==> flow/design.v <==
`timescale 1ns / 1ps
package ascon_pkg;
    typedef logic [0:4][63:0] t_state_array;
    typedef logic [0:11][7:0] t_constant_addition;
    typedef logic [0:31][7:0] t_substitution;
    /*verilator lint_off UNUSEDPARAM*/
    localparam t_constant_addition C_LUT_ADDITION = {
        8'hF0,
        8'hE1,
        8'hD2,
        8'hC3,
        8'hB4,
        8'hA5,
        8'h96,
        8'h87,
        8'h78,
        8'h69,
        8'h5A,
        8'h4B
    };
    localparam t_substitution C_LUT_SBOX = {
        8'h04,
        8'h0B,
        8'h1F,
        8'h14,
        8'h1A,
        8'h15,
        8'h09,
        8'h02,
        8'h1B,
        8'h05,
        8'h08,
        8'h12,
        8'h1D,
        8'h03,
        8'h06,
        8'h1C,
        8'h1E,
        8'h13,
        8'h07,
        8'h0E,
        8'h00,
        8'h0D,
        8'h11,
        8'h18,
        8'h10,
        8'h0C,
        8'h01,
        8'h19,
        8'h16,
        8'h0A,
        8'h0F,
        8'h17
    };
    /*verilator lint_on UNUSEDPARAM*/
endpackage : ascon_pkg
`timescale 1ns / 1ps
module ascon_fsm (
    input  logic                clock,                        
    input  logic                reset_n,                      
    input  logic                i_sys_enable,                 
    input  logic                i_start,                      
    input  logic                i_data_valid,                 
    input  logic unsigned [3:0] i_round_count,                
    input  logic unsigned [1:0] i_block_count,                
    output logic                o_valid_cipher,               
    output logic                o_done,                       
    output logic                o_mux_select,                 
    output logic                o_enable_xor_data_begin,      
    output logic                o_enable_xor_key_begin,       
    output logic                o_enable_xor_key_end,         
    output logic                o_enable_xor_lsb_end,         
    output logic                o_enable_state_reg,           
    output logic                o_enable_cipher_reg,          
    output logic                o_enable_tag_reg,             
    output logic                o_enable_round_counter,       
    output logic                o_reset_round_counter_to_6,   
    output logic                o_reset_round_counter_to_0,   
    output logic                o_enable_block_counter,       
    output logic                o_reset_block_counter,        
    output logic                o_ready                       
);
    typedef enum logic unsigned [4:0] {
        STATE_IDLE,                      
        STATE_CONFIGURATION,             
        STATE_START_INITIALIZATION,      
        STATE_PROCESS_INITIALIZATION,    
        STATE_END_INITIALIZATION,        
        STATE_IDLE_ASSOCIATED_DATA,      
        STATE_START_ASSOCIATED_DATA,     
        STATE_PROCESS_ASSOCIATED_DATA,   
        STATE_END_ASSOCIATED_DATA,       
        STATE_IDLE_PLAIN_TEXT,           
        STATE_START_PLAIN_TEXT,          
        STATE_PROCESS_PLAIN_TEXT,        
        STATE_END_PLAIN_TEXT,            
        STATE_IDLE_FINALIZATION,         
        STATE_START_FINALIZATION,        
        STATE_PROCESS_FINALIZATION,      
        STATE_END_FINALIZATION           
    } type_state_e;
    logic next_o_valid_cipher;               
    logic next_o_done;                       
    logic next_o_mux_select;                 
    logic next_o_enable_xor_data_begin;      
    logic next_o_enable_xor_key_begin;       
    logic next_o_enable_xor_key_end;         
    logic next_o_enable_xor_lsb_end;         
    logic next_o_enable_state_reg;           
    logic next_o_enable_cipher_reg;          
    logic next_o_enable_tag_reg;             
    logic next_o_enable_round_counter;       
    logic next_o_reset_round_counter_to_6;   
    logic next_o_reset_round_counter_to_0;   
    logic next_o_enable_block_counter;       
    logic next_o_reset_block_counter;        
    type_state_e
        current_state,   
        next_state;      
    always_ff @(posedge clock or negedge reset_n) begin
        if (!reset_n) begin
            current_state <= STATE_IDLE;
        end
        else if (i_sys_enable) begin
            current_state <= next_state;
        end
        else begin
            current_state <= STATE_IDLE;
        end
    end
    assign o_ready = (current_state == STATE_IDLE_ASSOCIATED_DATA) || (current_state == STATE_IDLE_PLAIN_TEXT) ||
        (current_state == STATE_IDLE_FINALIZATION);
    always_comb begin
        next_state = STATE_IDLE;
        unique case (current_state)
            STATE_IDLE: begin
                if (i_start) begin
                    next_state = STATE_CONFIGURATION;
                end
            end
            STATE_CONFIGURATION: begin
                next_state = STATE_START_INITIALIZATION;
            end
            STATE_START_INITIALIZATION: begin
                next_state = STATE_PROCESS_INITIALIZATION;
            end
            STATE_PROCESS_INITIALIZATION: begin
                if (i_round_count >= 4'h9) begin
                    next_state = STATE_END_INITIALIZATION;
                end
                else begin
                    next_state = STATE_PROCESS_INITIALIZATION;
                end
            end
            STATE_END_INITIALIZATION: begin
                next_state = STATE_IDLE_ASSOCIATED_DATA;
            end
            STATE_IDLE_ASSOCIATED_DATA: begin
                if (i_data_valid) begin
                    next_state = STATE_START_ASSOCIATED_DATA;
                end
                else begin
                    next_state = STATE_IDLE_ASSOCIATED_DATA;
                end
            end
            STATE_START_ASSOCIATED_DATA: begin
                next_state = STATE_PROCESS_ASSOCIATED_DATA;
            end
            STATE_PROCESS_ASSOCIATED_DATA: begin
                if (i_round_count >= 4'h9) begin
                    next_state = STATE_END_ASSOCIATED_DATA;
                end
                else begin
                    next_state = STATE_PROCESS_ASSOCIATED_DATA;
                end
            end
            STATE_END_ASSOCIATED_DATA: begin
                next_state = STATE_IDLE_PLAIN_TEXT;
            end
            STATE_IDLE_PLAIN_TEXT: begin
                if (i_data_valid) begin
                    next_state = STATE_START_PLAIN_TEXT;
                end
                else begin
                    next_state = STATE_IDLE_PLAIN_TEXT;
                end
            end
            STATE_START_PLAIN_TEXT: begin
                next_state = STATE_PROCESS_PLAIN_TEXT;
            end
            STATE_PROCESS_PLAIN_TEXT: begin
                if (i_round_count >= 4'h9) begin
                    next_state = STATE_END_PLAIN_TEXT;
                end
                else begin
                    next_state = STATE_PROCESS_PLAIN_TEXT;
                end
            end
            STATE_END_PLAIN_TEXT: begin
                if (i_block_count >= 2'b11) begin
                    next_state = STATE_IDLE_FINALIZATION;
                end
                else begin
                    next_state = STATE_IDLE_PLAIN_TEXT;
                end
            end
            STATE_IDLE_FINALIZATION: begin
                if (i_data_valid) begin
                    next_state = STATE_START_FINALIZATION;
                end
                else begin
                    next_state = STATE_IDLE_FINALIZATION;
                end
            end
            STATE_START_FINALIZATION: begin
                next_state = STATE_PROCESS_FINALIZATION;
            end
            STATE_PROCESS_FINALIZATION: begin
                if (i_round_count >= 4'h9) begin
                    next_state = STATE_END_FINALIZATION;
                end
                else begin
                    next_state = STATE_PROCESS_FINALIZATION;
                end
            end
            STATE_END_FINALIZATION: begin
                next_state = STATE_IDLE;
            end
            /*verilator coverage_off*/
            default: begin
                next_state = STATE_IDLE;
            end
            /*verilator coverage_on*/
        endcase
    end
    always_comb begin
        next_o_valid_cipher             = 0;
        next_o_done                     = 0;
        next_o_mux_select               = 1;
        next_o_enable_xor_data_begin    = 0;
        next_o_enable_xor_key_begin     = 0;
        next_o_enable_xor_key_end       = 0;
        next_o_enable_xor_lsb_end       = 0;
        next_o_enable_state_reg         = 1;
        next_o_enable_cipher_reg        = 0;
        next_o_enable_tag_reg           = 0;
        next_o_enable_round_counter     = 0;
        next_o_reset_round_counter_to_6 = 0;
        next_o_reset_round_counter_to_0 = 0;
        next_o_enable_block_counter     = 0;
        next_o_reset_block_counter      = 0;
        unique case (current_state)
            STATE_IDLE: begin
                next_o_enable_state_reg = 0;
            end
            STATE_CONFIGURATION: begin
                next_o_enable_state_reg         = 0;
                next_o_mux_select               = 0;
                next_o_reset_round_counter_to_0 = 1;
            end
            STATE_START_INITIALIZATION: begin
                next_o_mux_select           = 0;
                next_o_enable_round_counter = 1;
            end
            STATE_PROCESS_INITIALIZATION: begin
                next_o_enable_round_counter = 1;
            end
            STATE_END_INITIALIZATION: begin
                next_o_enable_xor_key_end = 1;
            end
            STATE_IDLE_ASSOCIATED_DATA: begin
                next_o_enable_state_reg         = 0;
                next_o_reset_round_counter_to_6 = 1;
            end
            STATE_START_ASSOCIATED_DATA: begin
                next_o_enable_round_counter  = 1;
                next_o_enable_xor_data_begin = 1;
            end
            STATE_PROCESS_ASSOCIATED_DATA: begin
                next_o_enable_round_counter = 1;
            end
            STATE_END_ASSOCIATED_DATA: begin
                next_o_enable_xor_lsb_end  = 1;
                next_o_reset_block_counter = 1;
            end
            STATE_IDLE_PLAIN_TEXT: begin
                next_o_enable_state_reg         = 0;
                next_o_reset_round_counter_to_6 = 1;
            end
            STATE_START_PLAIN_TEXT: begin
                next_o_enable_round_counter  = 1;
                next_o_enable_xor_data_begin = 1;
                next_o_enable_block_counter  = 1;
                next_o_enable_cipher_reg     = 1;
                next_o_valid_cipher          = 1;
            end
            STATE_PROCESS_PLAIN_TEXT: begin
                next_o_enable_round_counter = 1;
            end
            STATE_END_PLAIN_TEXT: begin
                next_o_enable_round_counter = 1;
            end
            STATE_IDLE_FINALIZATION: begin
                next_o_enable_round_counter     = 1;
                next_o_enable_state_reg         = 0;
                next_o_reset_round_counter_to_0 = 1;
            end
            STATE_START_FINALIZATION: begin
                next_o_enable_round_counter  = 1;
                next_o_enable_xor_data_begin = 1;
                next_o_enable_xor_key_begin  = 1;
                next_o_enable_cipher_reg     = 1;
                next_o_valid_cipher          = 1;
            end
            STATE_PROCESS_FINALIZATION: begin
                next_o_enable_round_counter = 1;
            end
            STATE_END_FINALIZATION: begin
                next_o_enable_xor_key_end = 1;
                next_o_enable_tag_reg     = 1;
                next_o_done               = 1;
            end
            /*verilator coverage_off*/
            default: begin
                next_o_valid_cipher             = 0;
                next_o_done                     = 0;
                next_o_mux_select               = 1;
                next_o_enable_xor_data_begin    = 0;
                next_o_enable_xor_key_begin     = 0;
                next_o_enable_xor_key_end       = 0;
                next_o_enable_xor_lsb_end       = 0;
                next_o_enable_state_reg         = 1;
                next_o_enable_cipher_reg        = 0;
                next_o_enable_tag_reg           = 0;
                next_o_enable_round_counter     = 0;
                next_o_reset_round_counter_to_6 = 0;
                next_o_reset_round_counter_to_0 = 0;
                next_o_enable_block_counter     = 0;
                next_o_reset_block_counter      = 0;
            end
            /*verilator coverage_on*/
        endcase
    end
    always_ff @(posedge clock or negedge reset_n) begin
        if (!reset_n) begin
            o_valid_cipher             <= 0;
            o_done                     <= 0;
            o_mux_select               <= 1;
            o_enable_xor_data_begin    <= 0;
            o_enable_xor_key_begin     <= 0;
            o_enable_xor_key_end       <= 0;
            o_enable_xor_lsb_end       <= 0;
            o_enable_state_reg         <= 0;
            o_enable_cipher_reg        <= 0;
            o_enable_tag_reg           <= 0;
            o_enable_round_counter     <= 0;
            o_reset_round_counter_to_6 <= 0;
            o_reset_round_counter_to_0 <= 0;
            o_enable_block_counter     <= 0;
            o_reset_block_counter      <= 0;
        end
        else if (i_sys_enable) begin
            o_valid_cipher             <= next_o_valid_cipher;
            o_done                     <= next_o_done;
            o_mux_select               <= next_o_mux_select;
            o_enable_xor_data_begin    <= next_o_enable_xor_data_begin;
            o_enable_xor_key_begin     <= next_o_enable_xor_key_begin;
            o_enable_xor_key_end       <= next_o_enable_xor_key_end;
            o_enable_xor_lsb_end       <= next_o_enable_xor_lsb_end;
            o_enable_state_reg         <= next_o_enable_state_reg;
            o_enable_cipher_reg        <= next_o_enable_cipher_reg;
            o_enable_tag_reg           <= next_o_enable_tag_reg;
            o_enable_round_counter     <= next_o_enable_round_counter;
            o_reset_round_counter_to_6 <= next_o_reset_round_counter_to_6;
            o_reset_round_counter_to_0 <= next_o_reset_round_counter_to_0;
            o_enable_block_counter     <= next_o_enable_block_counter;
            o_reset_block_counter      <= next_o_reset_block_counter;
        end
        else begin
            o_valid_cipher             <= 0;
            o_done                     <= 0;
            o_mux_select               <= 1;
            o_enable_xor_data_begin    <= 0;
            o_enable_xor_key_begin     <= 0;
            o_enable_xor_key_end       <= 0;
            o_enable_xor_lsb_end       <= 0;
            o_enable_state_reg         <= 0;
            o_enable_cipher_reg        <= 0;
            o_enable_tag_reg           <= 0;
            o_enable_round_counter     <= 0;
            o_reset_round_counter_to_6 <= 0;
            o_reset_round_counter_to_0 <= 0;
            o_enable_block_counter     <= 0;
            o_reset_block_counter      <= 0;
        end
    end
endmodule
`timescale 1ns / 1ps
module xor_begin
(
    input  logic         [319:0]         i_state,             
    input  logic         [ 63:0] i_data,              
    input  logic         [127:0] i_key,               
    input  logic                 i_enable_xor_key,    
    input  logic                 i_enable_xor_data,   
    output logic         [319:0]         o_state              
);
    assign o_state[319:256] = i_enable_xor_data ? (i_state[319:256] ^ i_data) : i_state[319:256];
    assign o_state[255:192] = i_enable_xor_key ? (i_state[255:192] ^ i_key[127:64]) : i_state[255:192];
    assign o_state[191:128] = i_enable_xor_key ? (i_state[191:128] ^ i_key[63:0]) : i_state[191:128];
    assign o_state[127:64] = i_state[127:64];
    assign o_state[63:0] = i_state[63:0];
endmodule
`timescale 1ns / 1ps
module xor_end
(
    input  logic         [319:0]         i_state,            
    input  logic         [127:0] i_key,              
    input  logic                 i_enable_xor_key,   
    input  logic                 i_enable_xor_lsb,   
    output logic         [319:0]         o_state             
);
    logic [63:0] state_part_4_xored_with_lsb;   
    assign state_part_4_xored_with_lsb = {i_state[63:1], i_state[0] ^ i_enable_xor_lsb};
    assign o_state[319:256] = i_state[319:256];
    assign o_state[255:192] = i_state[255:192];
    assign o_state[191:128] = i_state[191:128];
    assign o_state[127:64] = i_enable_xor_key ? (i_state[127:64] ^ i_key[127:64]) : i_state[127:64];
    assign
        o_state[63:0] = i_enable_xor_key ? (state_part_4_xored_with_lsb ^ i_key[63:0]) : state_part_4_xored_with_lsb;
endmodule
`timescale 1ns / 1ps
module addition_layer
(
    input  logic         [3:0] i_round,   
    input  logic         [319:0]       i_state,   
    output logic         [319:0]       o_state    
);
    assign o_state[319:256] = i_state[319:256];
    assign o_state[255:192] = i_state[255:192];
    logic [7:0] s_round_constant;   
    always_comb begin
        case (i_round)
            4'd0 : s_round_constant = 8'hF0;
            4'd1 : s_round_constant = 8'hE1;
            4'd2 : s_round_constant = 8'hD2;
            4'd3 : s_round_constant = 8'hC3;
            4'd4 : s_round_constant = 8'hB4;
            4'd5 : s_round_constant = 8'hA5;
            4'd6 : s_round_constant = 8'h96;
            4'd7 : s_round_constant = 8'h87;
            4'd8 : s_round_constant = 8'h78;
            4'd9 : s_round_constant = 8'h69;
            4'd10: s_round_constant = 8'h5A;
            4'd11: s_round_constant = 8'h4B;
            default: s_round_constant = 8'h00;
        endcase
    end
    assign o_state[191:128] = i_state[191:128] ^ {56'h00000000000000, s_round_constant};
    assign o_state[127:64] = i_state[127:64];
    assign o_state[63:0] = i_state[63:0];
endmodule
`timescale 1ns / 1ps
module sbox
(
    input  logic unsigned [4:0] i_data,   
    output logic          [4:0] o_data    
);
    always_comb begin
        case (i_data)
            5'd0 : o_data = 5'h04;
            5'd1 : o_data = 5'h0B;
            5'd2 : o_data = 5'h1F;
            5'd3 : o_data = 5'h14;
            5'd4 : o_data = 5'h1A;
            5'd5 : o_data = 5'h15;
            5'd6 : o_data = 5'h09;
            5'd7 : o_data = 5'h02;
            5'd8 : o_data = 5'h1B;
            5'd9 : o_data = 5'h05;
            5'd10: o_data = 5'h08;
            5'd11: o_data = 5'h12;
            5'd12: o_data = 5'h1D;
            5'd13: o_data = 5'h03;
            5'd14: o_data = 5'h06;
            5'd15: o_data = 5'h1C;
            5'd16: o_data = 5'h1E;
            5'd17: o_data = 5'h13;
            5'd18: o_data = 5'h07;
            5'd19: o_data = 5'h0E;
            5'd20: o_data = 5'h00;
            5'd21: o_data = 5'h0D;
            5'd22: o_data = 5'h11;
            5'd23: o_data = 5'h18;
            5'd24: o_data = 5'h10;
            5'd25: o_data = 5'h0C;
            5'd26: o_data = 5'h01;
            5'd27: o_data = 5'h19;
            5'd28: o_data = 5'h16;
            5'd29: o_data = 5'h0A;
            5'd30: o_data = 5'h0F;
            5'd31: o_data = 5'h17;
            default: o_data = 5'h00;
        endcase
    end
endmodule
`timescale 1ns / 1ps
module substitution_layer
#(
    parameter int G_NUM_SBOXES = 64   
) (
    input  logic         [319:0] i_state,   
    output logic         [319:0] o_state    
);
    for (genvar i = 0; i < G_NUM_SBOXES; i = i + 1) begin : g_sbox
        sbox sbox_i (
            .i_data({i_state[256+i], i_state[192+i], i_state[128+i], i_state[64+i], i_state[0+i]}),
            .o_data({o_state[256+i], o_state[192+i], o_state[128+i], o_state[64+i], o_state[0+i]})
        );
    end
endmodule
`timescale 1ns / 1ps
module diffusion_layer
(
    input  logic         [319:0] i_state,   
    output logic         [319:0] o_state    
);
    assign o_state[319:256] = i_state[319:256] ^ {i_state[274:256], i_state[319:275]} ^ {i_state[283:256], i_state[319:284]};
    assign o_state[255:192] = i_state[255:192] ^ {i_state[252:192], i_state[255:253]} ^ {i_state[230:192], i_state[255:231]};
    assign o_state[191:128] = i_state[191:128] ^ {i_state[128], i_state[191:129]} ^ {i_state[133:128], i_state[191:134]};
    assign o_state[127:64] = i_state[127:64] ^ {i_state[73:64], i_state[127:74]} ^ {i_state[80:64], i_state[127:81]};
    assign o_state[63:0] = i_state[63:0] ^ {i_state[6:0], i_state[63:7]} ^ {i_state[40:0], i_state[63:41]};
endmodule
 `timescale 1ns / 1ps
module permutation
(
    input  logic                 clock,                     
    input  logic                 reset_n,                   
    input  logic                 i_sys_enable,              
    input  logic                 i_mux_select,              
    input  logic                 i_enable_xor_key_begin,    
    input  logic                 i_enable_xor_data_begin,   
    input  logic                 i_enable_xor_key_end,      
    input  logic                 i_enable_xor_lsb_end,      
    input  logic                 i_enable_cipher_reg,       
    input  logic                 i_enable_tag_reg,          
    input  logic                 i_enable_state_reg,        
    input  logic         [319:0]         i_state,                   
    input  logic         [  3:0] i_round,                   
    input  logic         [ 63:0] i_data,                    
    input  logic         [127:0] i_key,                     
    output logic         [319:0]         o_state,                   
    output logic         [ 63:0] o_cipher,                  
    output logic         [127:0] o_tag                      
);
    logic         [319:0]
        state_mux_output,                    
        state_xor_begin_output,              
        state_adder_output,                  
        state_substitution_layer_output,     
        state_diffusion_output,              
        state_xor_end_output,                
        state_output_reg;                    
    logic [ 63:0] o_cipher_reg;              
    logic [127:0] o_tag_reg;                 
    assign state_mux_output = (i_mux_select == 1'b0) ? i_state : state_output_reg;
    xor_begin xor_begin_1 (
        .i_state          (state_mux_output),
        .i_data           (i_data),
        .i_key            (i_key),
        .i_enable_xor_key (i_enable_xor_key_begin),
        .i_enable_xor_data(i_enable_xor_data_begin),
        .o_state          (state_xor_begin_output)
    );
    addition_layer addition_layer_1 (
        .i_round(i_round),
        .i_state(state_xor_begin_output),
        .o_state(state_adder_output)
    );
    substitution_layer #(
        .G_NUM_SBOXES(64)
    ) substitution_layer_1 (
        .i_state(state_adder_output),
        .o_state(state_substitution_layer_output)
    );
    diffusion_layer diffusion_layer_1 (
        .i_state(state_substitution_layer_output),
        .o_state(state_diffusion_output)
    );
    xor_end xor_end_1 (
        .i_state         (state_diffusion_output),
        .i_key           (i_key),
        .i_enable_xor_key(i_enable_xor_key_end),
        .i_enable_xor_lsb(i_enable_xor_lsb_end),
        .o_state         (state_xor_end_output)
    );
    always_ff @(posedge clock or negedge reset_n) begin
        if (!reset_n) begin
            state_output_reg <= '0;
            o_cipher_reg     <= 0;
            o_tag_reg        <= 0;
        end
        else if (i_sys_enable) begin
            if (i_enable_state_reg) begin
                state_output_reg <= state_xor_end_output;
            end
            if (i_enable_cipher_reg) begin
                o_cipher_reg <= state_xor_begin_output[319:256];
            end
            if (i_enable_tag_reg) begin
                o_tag_reg <= {state_xor_end_output[127:64], state_xor_end_output[63:0]};
            end
        end
        else begin
            state_output_reg <= '0;
            o_cipher_reg     <= 0;
            o_tag_reg        <= 0;
        end
    end
    assign o_state  = state_output_reg;
    assign o_cipher = o_cipher_reg;
    assign o_tag    = o_tag_reg;
endmodule
`timescale 1ns / 1ps
module ascon
(
    input  logic         clock,            
    input  logic         reset_n,          
    input  logic         i_sys_enable,     
    input  logic         i_start,          
    input  logic         i_data_valid,     
    input  logic [ 63:0] i_data,           
    input  logic [127:0] i_key,            
    input  logic [127:0] i_nonce,          
    output logic [ 63:0] o_cipher,         
    output logic [127:0] o_tag,            
    output logic         o_valid_cipher,   
    output logic         o_done,           
    output logic         o_ready           
);
    logic
        s_mux_select,                       
        s_enable_xor_data_begin,            
        s_enable_xor_key_begin,             
        s_enable_xor_key_end,               
        s_enable_xor_lsb_end,               
        s_enable_state_reg,                 
        s_enable_cipher_reg,                
        s_enable_tag_reg,                   
        s_enable_round_counter,             
        s_reset_round_counter_to_6,         
        s_reset_round_counter_to_0,         
        s_enable_block_counter,             
        s_reset_block_counter,              
        s_valid_cipher,                     
        reg_valid_cipher,                   
        s_done,                             
        reg_done;                           
    logic         [319:0]       o_state;            
    logic         [3:0] reg_round_counter;  
    logic         [1:0] reg_block_counter;  
    ascon_fsm ascon_fsm_inst (
        .clock                     (clock),
        .reset_n                   (reset_n),
        .i_sys_enable              (i_sys_enable),
        .i_start                   (i_start),
        .i_data_valid              (i_data_valid),
        .i_round_count             (reg_round_counter),
        .i_block_count             (reg_block_counter),
        .o_valid_cipher            (s_valid_cipher),
        .o_done                    (s_done),
        .o_mux_select              (s_mux_select),
        .o_enable_xor_data_begin   (s_enable_xor_data_begin),
        .o_enable_xor_key_begin    (s_enable_xor_key_begin),
        .o_enable_xor_key_end      (s_enable_xor_key_end),
        .o_enable_xor_lsb_end      (s_enable_xor_lsb_end),
        .o_enable_state_reg        (s_enable_state_reg),
        .o_enable_cipher_reg       (s_enable_cipher_reg),
        .o_enable_tag_reg          (s_enable_tag_reg),
        .o_enable_round_counter    (s_enable_round_counter),
        .o_reset_round_counter_to_6(s_reset_round_counter_to_6),
        .o_reset_round_counter_to_0(s_reset_round_counter_to_0),
        .o_enable_block_counter    (s_enable_block_counter),
        .o_reset_block_counter     (s_reset_block_counter),
        .o_ready                   (o_ready)
    );
    permutation permutation_inst (
        .clock                  (clock),
        .reset_n                (reset_n),
        .i_sys_enable           (i_sys_enable),
        .i_mux_select           (s_mux_select),
        .i_enable_xor_key_begin (s_enable_xor_key_begin),
        .i_enable_xor_data_begin(s_enable_xor_data_begin),
        .i_enable_xor_key_end   (s_enable_xor_key_end),
        .i_enable_xor_lsb_end   (s_enable_xor_lsb_end),
        .i_enable_cipher_reg    (s_enable_cipher_reg),
        .i_enable_tag_reg       (s_enable_tag_reg),
        .i_enable_state_reg     (s_enable_state_reg),
        .i_state                ({i_data, i_key[127:64], i_key[63:0], i_nonce[127:64], i_nonce[63:0]}),
        .i_round                (reg_round_counter),
        .i_data                 (i_data),
        .i_key                  (i_key),
        .o_state                (o_state),
        .o_cipher               (o_cipher),
        .o_tag                  (o_tag)
    );
    always_ff @(posedge clock or negedge reset_n) begin
        if (!reset_n) begin
            reg_round_counter <= 4'b0;
            reg_block_counter <= 2'b0;
            reg_valid_cipher  <= 1'b0;
            reg_done          <= 1'b0;
        end
        else if (i_sys_enable) begin
            reg_valid_cipher <= s_valid_cipher;
            reg_done         <= s_done;
            if (s_reset_round_counter_to_6) begin
                reg_round_counter <= 4'd6;
            end
            else if (s_reset_round_counter_to_0) begin
                reg_round_counter <= 4'b0;
            end
            else if (s_enable_round_counter) begin
                reg_round_counter <= reg_round_counter + 4'b0001;
            end
            if (s_reset_block_counter) begin
                reg_block_counter <= 2'b00;
            end
            else if (s_enable_block_counter) begin
                reg_block_counter <= reg_block_counter + 2'b01;
            end
        end
        else begin
            reg_round_counter <= 4'b0;
            reg_block_counter <= 2'b0;
            reg_valid_cipher  <= 1'b0;
            reg_done          <= 1'b0;
        end
    end
    assign o_valid_cipher = reg_valid_cipher;
    assign o_done         = reg_done;
endmodule
# Reports on ascon
# The steps from the RTL of ascon to its reports follow in flow order.
# Lines are those of the file above, counted from 1.
# Operators carry their Yosys type and port widths (W data, S select, Z words).
design:
  top_module: "ascon"
  clock: "clock"
  lib: "sky130hd"
  corner: "tt_025C_1v80"

# Word-level counts
# Counts by Yosys on the flattened word-level netlist (proc, flatten, opt, wreduce; memories kept). Register bits leave out memories and registers merged into their read ports (data or address). Print and check cells are left out.
# Yosys's memory passes give these memory sizes; they may raise the number of words (mostly to a power of two), join words into wider ones and drop unused or constant bits.
classes:
  logic: 17
  equal: 20
  reduce_and_logical: 3
  n_addsub: 2
  compare: 2
  muxes: 47
op_table:
  columns: ["cell", "count"]
  rows:
  - ["$xor A64 B64 Y64", 15]
  - ["$mux W320", 3]
  - ["$mux W64", 7]
  - ["$mux W128", 2]
  - ["$pmux W5 S16", 1]
  - ["$xor A64 B8 Y64", 1]
  - ["$eq A5 B4 Y1 const B", 8]
  - ["$eq A5 B3 Y1 const B", 4]
  - ["$mux W4", 5]
  - ["$mux W1", 18]
  - ["$mux W2", 6]
  - ["$eq A5 B2 Y1 const B", 2]
  - ["$mux W5", 2]
  - ["$mux W3", 3]
  - ["$ne A2 B1 Y1 const B", 3]
  - ["$eq A5 B1 Y1 const B", 1]
  - ["$logic_not A5 Y1", 1]
  - ["$add A4 B1 Y4 const B", 1]
  - ["$ne A4 B1 Y1 const B", 1]
  - ["$ge A4 B4 Y1 const B", 1]
  - ["$ne A3 B1 Y1 const B", 1]
  - ["$logic_or A1 B1 Y1", 2]
  - ["$add A2 B1 Y2 const B", 1]
  - ["$ge A2 B2 Y1 const B", 1]
  - ["$xor A1 B1 Y1", 1]
bits:
  rom_bits: 10848
  output_inout_bits: 195
  mem_count: 66
  in_bits: 325
  regBits: 540
  word_cells: 180
memory_table:
  columns: ["name", "words", "width", "read_ports", "wr", "line", "rtl"]
  rows:
  - ["(name not given)", 32, 15, 1, 0, 252, "unique case (current_state)"]
  - ["(name not given)", 32, 5, 1, 0, 470, "case (i_data)"]
  - ["(name not given)", 32, 5, 1, 0, 470, null]
  - ["(name not given)", 32, 5, 1, 0, 470, null]
  - ["(name not given)", 32, 5, 1, 0, 470, null]
  - ["(name not given)", 32, 5, 1, 0, 470, null]
# Memories not listed: 60.

# Logic depth
# Yosys ltp: most cells in a row. Word level: on the elaborated netlist, between registers, memories and ports. Mapped: between sequential cells and ports; inverters and the memories' decode and read muxes count.
depth:
  depth_word: 7
  ABC_AREA: 0
  ltp_mapped: 17
  ltp_nobuf: 10

# Netlist
# The flow's flattened synthesis, as Yosys stat reports it; memories are mapped. The netlist is that of the ABC_AREA named above (0 if unset); the other value can give another one.
mapped:
  sequential_area_um2: 13439.1
  n_buf: 361
  cells: 5747
  yosys_area_um2: 52765.6
  flip_flops: 537
types:
  columns: ["cell", "count", "type_area_um2"]
  rows:
  - ["sky130_fd_sc_hd__dfrtp_1", 536, 1.34E+04]
  - ["sky130_fd_sc_hd__mux2i_1", 694, 6.95E+03]
  - ["sky130_fd_sc_hd__xnor2_1", 574, 5.03E+03]
  - ["sky130_fd_sc_hd__xnor3_1", 165, 3.72E+03]
  - ["sky130_fd_sc_hd__nor2_1", 569, 2.14E+03]
  - ["sky130_fd_sc_hd__a211oi_1", 249, 1.87E+03]
  - ["sky130_fd_sc_hd__xor2_1", 205, 1.8E+03]
  - ["sky130_fd_sc_hd__ha_1", 137, 1.71E+03]
  - ["sky130_fd_sc_hd__a21oi_1", 332, 1.66E+03]
  - ["sky130_fd_sc_hd__o21ai_0", 299, 1.5E+03]
  - ["sky130_fd_sc_hd__nand2_1", 372, 1.4E+03]
  - ["sky130_fd_sc_hd__maj3_1", 100, 1000.96]
  - ["sky130_fd_sc_hd__nor2b_1", 159, 994.704]
  - ["sky130_fd_sc_hd__and3b_1", 91, 797.014]
  - ["sky130_fd_sc_hd__mux2_2", 67, 754.474]
  - ["sky130_fd_sc_hd__clkbuf_1", 196, 735.706]
  - ["sky130_fd_sc_hd__o21a_1", 91, 683.155]
  - ["sky130_fd_sc_hd__nand3b_1", 88, 660.634]
# Not listed: further types 54, cells in them 823.
# By module: a second synthesis without flattening, with its own total; a netlist apart from the flattened one above.
unflattened:
  cells_unflattened: 5545
  hier_area_um2: 59244.3
# Rows give one instance, submodules left out.
by_module:
  columns: ["mod", "mod_area_um2", "n_cells", "instances", "mod_seq_area_um2"]
  rows:
  - ["permutation", 27320.0, 2006, 1, 12812.3]
  - ["sbox", 217.7, 28, 64, 0.0]
  - ["diffusion_layer", 7618.6, 320, 1, 0.0]
  - ["xor_begin", 3569.7, 533, 1, 0.0]
  - ["xor_end", 3205.6, 463, 1, 0.0]
  - ["addition_layer", 2453.6, 326, 1, 0.0]
  - ["ascon_fsm", 794.5, 74, 1, 426.7]
  - ["ascon", 349.1, 31, 1, 200.2]
  - ["substitution_layer (G_NUM_SBOXES=64)", 0.0, 0, 1, 0.0]

# Worst setup path after synthesis
# Path of least setup slack by OpenSTA after synthesis, without wires, with an ideal clock, recovery checks aside; 20% of the period is set as input and as output delay. Where synthesis merged equal registers, the netlist keeps one of their names.
synth_path:
  path_type: "input to register"
  from: "input port i_nonce[45]"
  to: "register permutation_inst.state_output_reg[198]"
  setup_time_ns: 0.126
  arrival_time_ns: 3.951
  in_delay_ns: 2.000
  required_time_ns: 9.874
  path_buffers: 0
  period_ns: 10.0
  path_slack_ns: 5.923
  driving_pins: 9
  path_delay_ns: 2.077
  t_first_pin_ns: 2.000
  period_less_setup_slack_ns: 4.077
# "path_delay_ns" is the arrival time less input delay plus setup time.
# "driving_pins" counts driving pins, that of a launching flip-flop among them; a cell with two outputs on the path counts twice.
# "period_less_setup_slack_ns" = period - worst setup slack (recovery checks aside). The figure is calculated, with input and output delays left at 20% of the set period.
# The rows between start and end are the longest chain of elaborated cells between them; the timing report does not say that the signal goes this way. Where chains are equally long, one stands for them.
# Each line given opens the expression or statement behind the cell; cells for indexed reads and writes are added by Yosys, which also makes memories of some case tables.
# The chain passes a memory read, where the word-level depth is cut; so it can be longer than that depth.
# At most two assigning lines are given for a register; there are more.
synth_via:
  cell_sequence: "sky130_fd_sc_hd__mux2i_1 sky130_fd_sc_hd__inv_1 sky130_fd_sc_hd__ha_1 sky130_fd_sc_hd__inv_1 sky130_fd_sc_hd__mux2i_4 sky130_fd_sc_hd__xor2_2 sky130_fd_sc_hd__xnor3_1 sky130_fd_sc_hd__and3_1 sky130_fd_sc_hd__a311o_1"
  elab_chain_cells: 5
  cone_cells: 5
  lines_between: 5
  cone_classes: "3 x mux; 1 x logic; 1 x memory"
synth_rtl:
  columns: ["item", "line", "rtl"]
  rows:
  - ["from (decl)", 634, "input  logic [127:0] i_nonce,"]
  - ["$mux W320", 566, "assign state_mux_output = (i_mux_select == 1'b0) ? i_state : state_output_reg;"]
  - ["$mem_v2 Z32 W5", 470, "case (i_data)"]
  - ["$xor A64 B64 Y64", 529, "assign o_state[255:192] = i_state[255:192] ^ {i_state[252:192], i_state[255:253]} ^ {i_state[230:192], i_state ..."]
  - ["$mux W320", 604, "if (i_enable_state_reg) begin"]
  - ["$mux W320", 603, "else if (i_sys_enable) begin"]
  - ["to (assign)", 599, "state_output_reg <= '0;"]
  - ["to (assign)", 605, "state_output_reg <= state_xor_end_output;"]
  - ["to (decl)", 563, "state_output_reg;"]

# Worst path after layout
# From the final timing report of flow run B: the path of least setup slack in the routed layout; clock arrival at registers is part of the times.
layout_path:
  path_type: "register to register"
  from: "register ascon_fsm_inst.o_mux_select"
  to: "register permutation_inst.state_output_reg[202]"
  path_buffers: 2
  setup_time_ns: 0.07
  required_time_ns: 9.07
  period_ns: 8.44
  t_first_pin_ns: 0.68
  driving_pins: 11
  path_slack_ns: 3.12
  arrival_time_ns: 5.95
# The rows between start and end are the longest chain of elaborated cells between them; the timing report does not say that the signal goes this way. Where chains are equally long, one stands for them.
# The chain passes a memory read, where the word-level depth is cut; so it can be longer than that depth.
# At most two assigning lines are given for a register; there are more.
layout_via:
  cell_sequence: "sky130_fd_sc_hd__dfstp_4 sky130_fd_sc_hd__buf_12 sky130_fd_sc_hd__buf_4 sky130_fd_sc_hd__mux2i_1 sky130_fd_sc_hd__o221ai_1 sky130_fd_sc_hd__maj3_1 sky130_fd_sc_hd__nor2_1 sky130_fd_sc_hd__a21oi_1 sky130_fd_sc_hd__xnor2_2 sky130_fd_sc_hd__xnor3_1 sky130_fd_sc_hd__o22ai_1"
  elab_chain_cells: 9
  cone_cells: 15
  lines_between: 9
  cone_classes: "6 x mux; 6 x logic; 3 x memory"
layout_rtl:
  columns: ["item", "line", "rtl"]
  rows:
  - ["from (decl)", 68, "output logic                o_mux_select,"]
  - ["from (assign)", 348, "o_mux_select               <= 1;"]
  - ["from (assign)", 365, "o_mux_select               <= next_o_mux_select;"]
  - ["$mux W320", 566, "assign state_mux_output = (i_mux_select == 1'b0) ? i_state : state_output_reg;"]
  - ["$xor A64 B64 Y64", 410, "assign o_state[191:128] = i_enable_xor_key ? (i_state[191:128] ^ i_key[63:0]) : i_state[191:128];"]
  - ["$mux W64", 410, null]
  - ["$xor A64 B8 Y64", 459, "assign o_state[191:128] = i_state[191:128] ^ {56'h00000000000000, s_round_constant};"]
  - ["$mem_v2 Z32 W5", 470, "case (i_data)"]
  - ["$xor A64 B64 Y64 (2 in a row)", 529, "assign o_state[255:192] = i_state[255:192] ^ {i_state[252:192], i_state[255:253]} ^ {i_state[230:192], i_state ..."]
  - ["$mux W320", 604, "if (i_enable_state_reg) begin"]
  - ["$mux W320", 603, "else if (i_sys_enable) begin"]
  - ["to (assign)", 599, "state_output_reg <= '0;"]
  - ["to (assign)", 605, "state_output_reg <= state_xor_end_output;"]
  - ["to (decl)", 563, "state_output_reg;"]

# Module ascon, platform sky130hd: 4 stored runs of the flow (Yosys, OpenROAD) with differing settings, in no particular order. Input and output delays are each 20% of the period that was set; the output load is 0.01 pF.
runs:
  - name: "flow run A"
    settings:
      CAP_MARGIN: 15
      CELL_PAD_IN_SITES_DETAIL_PLACEMENT: 2
      CELL_PAD_IN_SITES_GLOBAL_PLACEMENT: 3
      CORE_ASPECT_RATIO: 1.15
      CORE_MARGIN: 5
      CORE_UTILIZATION: 45
      CTS_CLUSTER_DIAMETER: 340
      CTS_CLUSTER_SIZE: 75
      GPL_ROUTABILITY_DRIVEN: 0
      GPL_TIMING_DRIVEN: 0
      MAX_ROUTING_LAYER: "met5"
      PLACE_DENSITY_LB_ADDON: 0.01
      SETUP_SLACK_MARGIN: 0.15
      SLEW_MARGIN: 40
      TNS_END_PERCENT: 5
      period_ns: 10.4
    outcome: "no final report: placement broke off with FLW-0024"
  - name: "flow run B"
    settings:
      CELL_PAD_IN_SITES_DETAIL_PLACEMENT: 2
      CELL_PAD_IN_SITES_GLOBAL_PLACEMENT: 1
      CORE_ASPECT_RATIO: 0.79
      CORE_UTILIZATION: 45
      CTS_CLUSTER_DIAMETER: 344
      CTS_CLUSTER_SIZE: 75
      GPL_TIMING_DRIVEN: 1
      HOLD_SLACK_MARGIN: 0.2
      MAX_ROUTING_LAYER: "met5"
      PLACE_DENSITY_LB_ADDON: 0.01
      SETUP_SLACK_MARGIN: 1.72
      SLEW_MARGIN: 0
      TNS_END_PERCENT: 5
      period_ns: 8.44
      CAP_MARGIN: 20
      CORE_MARGIN: 2
    results:
      die_um2: 120030.0
      synthArea_um2: 52765.6
      fin_util_pct: 51.5
      setup_ws_ns: 3.125
      final_setup_tns_ns: 0.000
  - name: "flow run C"
    settings:
      ABC_AREA: 1
      CELL_PAD_IN_SITES_DETAIL_PLACEMENT: 1
      CELL_PAD_IN_SITES_GLOBAL_PLACEMENT: 3
      CORE_MARGIN: 6
      CORE_UTILIZATION: 57
      CTS_CLUSTER_DIAMETER: 236
      HOLD_SLACK_MARGIN: 0.3
      MAX_ROUTING_LAYER: "met4"
      MIN_ROUTING_LAYER: "met1"
      PLACE_DENSITY_LB_ADDON: 0.25
      TNS_END_PERCENT: 30
      period_ns: 4.39
      CAP_MARGIN: 20
      SLEW_MARGIN: 20
    outcome: "no final report: placement broke off with FLW-0024"
  - name: "flow run D"
    settings:
      period_ns: 10.0
      CAP_MARGIN: 20
      CORE_MARGIN: 2
      CORE_UTILIZATION: 40
      SLEW_MARGIN: 20
    results:
      die_um2: 134836.0
      setup_ws_ns: 4.267
      final_setup_tns_ns: 0.000
      synthArea_um2: 52765.6
      fin_util_pct: 47.5
